==> flow/design.v <==
module hbridgecontroller(
input PCLK, 				 
input PRESERN, 				 
input PSEL, 				 
input PENABLE, 				 
output wire PREADY, 		 
output wire PSLVERR,		 
input PWRITE,				 
input [31:0] PADDR,			 
input wire [31:0] PWDATA,	 
output reg [31:0] PRDATA,	 
output reg motor1_pwm,
output reg motor2_pwm,
output reg [1:0] motor1_ctrl,
output reg [1:0] motor2_ctrl
); 
assign PSLVERR = 0;
assign PREADY = 1;
wire write_enable = (PENABLE && PWRITE && PSEL);
wire read_enable = (!PWRITE && PSEL); 
wire M1CTRL_WRITE = write_enable && (PADDR[15:0] == 16'h0000);
wire M1CTRL_READ = read_enable && (PADDR[15:0] == 16'h0000);
wire M2CTRL_WRITE = write_enable && (PADDR[15:0] == 16'h0004);
wire M2CTRL_READ = read_enable && (PADDR[15:0] == 16'h0004);
wire M1SPEED_WRITE = write_enable && (PADDR[15:0] == 16'h0008);
wire M1SPEED_READ = read_enable && (PADDR[15:0] == 16'h0008);
wire M2SPEED_WRITE = write_enable && (PADDR[15:0] == 16'h000c);
wire M2SPEED_READ = read_enable && (PADDR[15:0] == 16'h000c);
reg [31:0] counter;
parameter PWM_PERIOD = 200000;   
reg [31:0] M1_duty, M2_duty;
reg [31:0] M1_duty_v, M2_duty_v;
always @(posedge PCLK)
begin
    if (!PRESERN) counter = 0;
    else if (counter >= PWM_PERIOD) counter = 0;
    else counter = counter + 1;
    if (counter < M1_duty && M1_duty > (PWM_PERIOD >> 4)) motor1_pwm <= 1;
    else motor1_pwm <= 0;
    if (counter < M2_duty && M2_duty > (PWM_PERIOD >> 4)) motor2_pwm <= 1;
    else motor2_pwm <= 0;
end
always @(posedge PCLK)
begin
    M1_duty_v = M1_duty;
    M2_duty_v = M2_duty;
	if(!PRESERN)
	begin
        M1_duty_v = 0;
        M2_duty_v = 0;
        motor1_ctrl = 2'b10;
        motor2_ctrl = 2'b10;
    end
    if (M1CTRL_WRITE)
    begin
        if (PWDATA != 0) motor1_ctrl = 2'b01;
        else motor1_ctrl = 2'b10;
    end
    else if (M1CTRL_READ)
    begin
        if (motor1_ctrl == 2'b10) PRDATA = 1;
        else PRDATA = 0;
    end
    if (M2CTRL_WRITE)
    begin
        if (PWDATA != 0) motor2_ctrl = 2'b01;
        else motor2_ctrl = 2'b10;
    end
    else if (M2CTRL_READ)
    begin
        if (motor2_ctrl == 2'b10) PRDATA = 1;
        else PRDATA = 0;
    end
    else if (M1SPEED_WRITE) 
    begin
        M1_duty_v = (PWM_PERIOD * PWDATA[15:0]) >> 8;
        if (M1_duty_v > PWM_PERIOD) M1_duty_v = PWM_PERIOD;
    end
    else if (M1SPEED_READ) PRDATA = ( M1_duty_v / PWM_PERIOD );
    else if (M2SPEED_WRITE) 
    begin
        M2_duty_v = (PWM_PERIOD * PWDATA[15:0]) >> 8;
        if (M2_duty_v > PWM_PERIOD) M2_duty_v = PWM_PERIOD;
    end
    else if (M2SPEED_READ) PRDATA = ( M2_duty_v / PWM_PERIOD );
    M1_duty <= M1_duty_v;
    M2_duty <= M2_duty_v;
end
endmodule
Reports on hbridgecontroller
The steps from the RTL of hbridgecontroller to its reports follow in flow order.
Lines are those of the file above, counted from 1.
Operators carry their Yosys type and port widths (W data, S select, Z words).
The mark - stands for no value.

set-up
  top = hbridgecontroller
  clock input = PCLK
  cell library = sky130hd
  timing corner = tt_025C_1v80

After elaboration
Yosys after proc, flatten, opt, wreduce and memory -nomap, before mapping. Enables and synchronous resets that opt folds into registers are not counted as muxes. Memory bits, and registers merged into a memory's read port (data or address), are not among the register bits. Print and check cells are not counted. Equal cells are merged and count once.

operators by class
  add/sub/neg operators = 1
  multipliers = 1
  divide/modulo/power cells = 2
  order comparisons = 6
  eq/ne operators = 5
  mux-type cells = 30
  reductions and logical operators = 16

operator list
  kind                      count
  $div A32 B18 Y32 const B  2
  $mux W32                  20
  $mul A12 B16 Y26 const A  1
  $gt A32 B14 Y1 const B    2
  $lt A32 B32 Y1            2
  $eq A16 B4 Y1 const B     2
  $add A32 B1 Y32 const B   1
  $ge A32 B18 Y1 const B    1
  $reduce_bool A32 Y1       1
  $gt A24 B18 Y1 const B    1
  $mux W24                  1
  $eq A16 B3 Y1 const B     1
  $logic_not A16 Y1         1
  $logic_and A1 B1 Y1       13
  $mux W2                   5
  $eq A2 B2 Y1 const B      2
  $mux W1                   4
  $logic_not A1 Y1          1

bit counts
  register bits = 134
  bits of input ports = 69
  output and inout bits = 40

Depth
Longest topological path by Yosys (ltp), each cell counted once; first at word level (registers and memories cut), then after technology mapping (sequential cells cut; the memories' decode and read muxes count).

depth
  depth after elaboration = 11
  ABC_AREA = 0
  gate-level depth with buffers = 60
  depth with buffers taken out = 48

Netlist
Yosys stat after the flow's synthesis: flattened, memories mapped to cells. It holds for the ABC_AREA given above (unset counts as 0); a run with the other value may have another netlist.
Totals and module areas in this step are rounded.

cells by type
  cell type                  count
  sky130_fd_sc_hd__dfxtp_1   134
  sky130_fd_sc_hd__ha_1      165
  sky130_fd_sc_hd__fa_1      44
  sky130_fd_sc_hd__inv_1     187
  sky130_fd_sc_hd__o21ai_0   139
  sky130_fd_sc_hd__nand2_1   177
  sky130_fd_sc_hd__nor2_1    176
  sky130_fd_sc_hd__a21oi_1   127
  sky130_fd_sc_hd__xnor2_1   70
  sky130_fd_sc_hd__nand3_1   118
  sky130_fd_sc_hd__and3_1    53
  sky130_fd_sc_hd__nor3_1    56
  sky130_fd_sc_hd__mux2i_1   27
  sky130_fd_sc_hd__and2_1    41
  sky130_fd_sc_hd__xor2_1    29
  sky130_fd_sc_hd__nor4_1    38
  sky130_fd_sc_hd__o211ai_1  31
  sky130_fd_sc_hd__a21o_1    29

Other cell types: 114; their cells: 630.

mapped netlist
  cell count = 2271
  cell area after synthesis = 17400 µm²
  sequential area = 2680 µm²
  flip-flop cells = 134
  buffer cells = 83

Timing after synthesis
Path of least setup slack by OpenSTA after synthesis, without wires, with an ideal clock, recovery checks aside; 20% of the period is set as input and as output delay. Where synthesis merged equal registers, the netlist keeps one of their names.

timing path after synthesis
  kind = input -> register
  start = input port PADDR[3]
  end = register PRDATA[0]
  period = 30000 ps
  setup time = 124 ps
  data arrival time = 18971 ps
  setup slack = 10905 ps
  path delay = 13095 ps
  stages on the path = 53
  synthesis period reached = 19095 ps

"path delay" is the arrival time less input delay plus setup time.
"stages on the path" counts driving pins, that of a launching flip-flop among them; a cell with two outputs on the path counts twice.
"synthesis period reached" is the clock period less the worst setup slack; recovery checks do not enter. This is arithmetic on one report: input and output delays are still those of the set period (20% each).
The rows between start and end are the longest chain of elaborated cells between them; the timing report does not say that the signal goes this way. Where chains are equally long, one stands for them.
A line is the first line of the expression or statement that the cell stems from. Yosys adds cells for indexed reads and writes and turns some case tables into memories.
A register here has more assigning lines than the two given.

on the way, after synthesis
  cell sequence = sky130_fd_sc_hd__buf_4 > sky130_fd_sc_hd__inv_2 > sky130_fd_sc_hd__or3_1 > sky130_fd_sc_hd__buf_2 > sky130_fd_sc_hd__buf_2 > sky130_fd_sc_hd__o21ai_1 > sky130_fd_sc_hd__a21oi_1 > sky130_fd_sc_hd__o22ai_1 > sky130_fd_sc_hd__nand3_2 > sky130_fd_sc_hd__a31oi_4 > sky130_fd_sc_hd__mux2_4 > sky130_fd_sc_hd__a2111oi_1 > sky130_fd_sc_hd__a311o_1 > sky130_fd_sc_hd__nand3_1 > sky130_fd_sc_hd__nor4_4 > sky130_fd_sc_hd__nor2_1 > sky130_fd_sc_hd__a211o_2 > sky130_fd_sc_hd__nor4_4 > [... 17 more ...] > sky130_fd_sc_hd__mux2_4 > sky130_fd_sc_hd__a211oi_2 > sky130_fd_sc_hd__o311ai_1 > sky130_fd_sc_hd__xnor2_1 > sky130_fd_sc_hd__nor2_1 > sky130_fd_sc_hd__or4_4 > sky130_fd_sc_hd__mux2_1 > sky130_fd_sc_hd__a221o_1 > sky130_fd_sc_hd__buf_2 > sky130_fd_sc_hd__a31oi_1 > sky130_fd_sc_hd__o31ai_2 > sky130_fd_sc_hd__maj3_2 > sky130_fd_sc_hd__xnor2_2 > sky130_fd_sc_hd__a311o_2 > sky130_fd_sc_hd__a21boi_1 > sky130_fd_sc_hd__o311ai_1 > sky130_fd_sc_hd__nor4b_2 > sky130_fd_sc_hd__a21oi_1
  length of the longest elaborated chain = 10

ends and longest elaborated chain, after synthesis
  element              RTL line  text
  start, declared      9         input [31:0] PADDR,
  $logic_not A16 Y1    22        wire M1CTRL_READ = read_enable && (PADDR[15:0] == 16'h0000);
  $logic_and A1 B1 Y1  22
  $mux W32             59        else if (M1CTRL_READ)
  $mux W32             54        if (M1CTRL_WRITE)
  $mux W32             85        else if (M2SPEED_READ) PRDATA = ( M2_duty_v / PWM_PERIOD );
  $mux W32             80        else if (M2SPEED_WRITE)
  $mux W32             79        else if (M1SPEED_READ) PRDATA = ( M1_duty_v / PWM_PERIOD );
  $mux W32             74        else if (M1SPEED_WRITE)
  $mux W32             69        else if (M2CTRL_READ)
  $mux W32             64        if (M2CTRL_WRITE)
  end, assigned        79
  end, assigned        85
  end, declared        11        output reg [31:0] PRDATA,

Timing after layout
Path of least setup slack in the final report of record 1 (OpenROAD, finished layout, wires in). Where an end is a register, its clock arrival counts in the times.
The report prints the path's times to 10 ps; the period is as set.

timing path post-layout
  kind = input -> register
  start = input port PADDR[3]
  end = register PRDATA[0]
  period = 30000 ps
  setup time = 110 ps
  data arrival time = 24540 ps
  setup slack = 5810 ps
  stages on the path = 50

The rows between start and end are the longest chain of elaborated cells between them; the timing report does not say that the signal goes this way. Where chains are equally long, one stands for them.
A register here has more assigning lines than the two given.

on the way, post-layout
  cell sequence = sky130_fd_sc_hd__clkdlybuf4s50_1 > sky130_fd_sc_hd__inv_2 > sky130_fd_sc_hd__or3_1 > sky130_fd_sc_hd__nor2_4 > sky130_fd_sc_hd__buf_4 > sky130_fd_sc_hd__a311oi_1 > sky130_fd_sc_hd__a311oi_2 > sky130_fd_sc_hd__nand3_2 > sky130_fd_sc_hd__a31oi_4 > sky130_fd_sc_hd__mux2_4 > sky130_fd_sc_hd__a211oi_2 > sky130_fd_sc_hd__nor3_2 > sky130_fd_sc_hd__or2_2 > sky130_fd_sc_hd__nor3_1 > sky130_fd_sc_hd__a21boi_0 > sky130_fd_sc_hd__nor3_1 > sky130_fd_sc_hd__nor4_4 > sky130_fd_sc_hd__o21ai_1 > [... 14 more ...] > sky130_fd_sc_hd__o21ai_2 > sky130_fd_sc_hd__mux2_4 > sky130_fd_sc_hd__a211oi_2 > sky130_fd_sc_hd__o311ai_1 > sky130_fd_sc_hd__xnor2_1 > sky130_fd_sc_hd__a21o_2 > sky130_fd_sc_hd__a21o_4 > sky130_fd_sc_hd__mux2i_1 > sky130_fd_sc_hd__xnor2_1 > sky130_fd_sc_hd__a21boi_1 > sky130_fd_sc_hd__o21ai_1 > sky130_fd_sc_hd__a211oi_1 > sky130_fd_sc_hd__o31a_1 > sky130_fd_sc_hd__a311oi_2 > sky130_fd_sc_hd__o221ai_1 > sky130_fd_sc_hd__a31oi_1 > sky130_fd_sc_hd__nand3b_1 > sky130_fd_sc_hd__a21oi_1
  length of the longest elaborated chain = 10

ends and longest elaborated chain, post-layout
  element              RTL line  text
  start, declared      9         input [31:0] PADDR,
  $logic_not A16 Y1    22        wire M1CTRL_READ = read_enable && (PADDR[15:0] == 16'h0000);
  $logic_and A1 B1 Y1  22
  $mux W32             59        else if (M1CTRL_READ)
  $mux W32             54        if (M1CTRL_WRITE)
  $mux W32             85        else if (M2SPEED_READ) PRDATA = ( M2_duty_v / PWM_PERIOD );
  $mux W32             80        else if (M2SPEED_WRITE)
  $mux W32             79        else if (M1SPEED_READ) PRDATA = ( M1_duty_v / PWM_PERIOD );
  $mux W32             74        else if (M1SPEED_WRITE)
  $mux W32             69        else if (M2CTRL_READ)
  $mux W32             64        if (M2CTRL_WRITE)
  end, assigned        79
  end, assigned        85
  end, declared        11        output reg [31:0] PRDATA,

Memo
Re: implementation data of hbridgecontroller

hbridgecontroller through Yosys and OpenROAD on sky130hd: 3 stored runs, unordered, with their settings and measured results. The constraints put input and output delay at 20% of the set period each and load the outputs with 0.01 pF.
"achieved clock period" is the run's clock period less its worst setup slack. It is reckoned from that one timing run; input and output delays stay at 20% of the period that was set.
"critical path time" means the part of the period allowed to the worst setup path (the constraints hold back 20% at inputs and 20% at outputs) less its slack; where the path has registers, the arrival times of their clocks count too.
"total power after layout": no workload was simulated; the value follows from the tool's default switching activity.
"critical path time" is known to 10 ps.
Values from the reports are rounded here.
A setting shown as -- is not set for that run.

setting or result                             record 1           record 2           record 3
CELL_PAD_IN_SITES_DETAIL_PLACEMENT            1                  --                 --
CELL_PAD_IN_SITES_GLOBAL_PLACEMENT            1                  --                 --
HOLD_SLACK_MARGIN                             0.23               -0.01              -0.01
PLACE_DENSITY                                 0.53               --                 --
period_ns                                     30.0               30.0               30.0
CAP_MARGIN                                    20                 20                 0
CORE_MARGIN                                   2                  2                  8
CORE_UTILIZATION                              40                 40                 32
SLEW_MARGIN                                   20                 30                 35
CORE_ASPECT_RATIO                             --                 1.59               1.59
GPL_ROUTABILITY_DRIVEN                        --                 0                  1
MIN_ROUTING_LAYER                             --                 met2               met1
ABC_AREA                                      --                 --                 1
netlist area reported by Yosys (µm²)          17400              17400              17500
full die area (µm²)                           45100              45100              62500
standard-cell area of the final layout (µm²)  19500              19500              19600
utilization after layout (%)                  45.3               45.3               36.1
setup slack of the worst path (ps)            5810               5350               9360
total negative setup slack (ps)               0                  0                  0
worst-case hold slack (ps)                    455                436                441
total power after layout (uW)                 686                677                654
achieved clock period (ps)                    24195              24649              20644
critical path time (ps)                       18190              18650              14640
critical path type                            input -> register  input -> register  input -> register
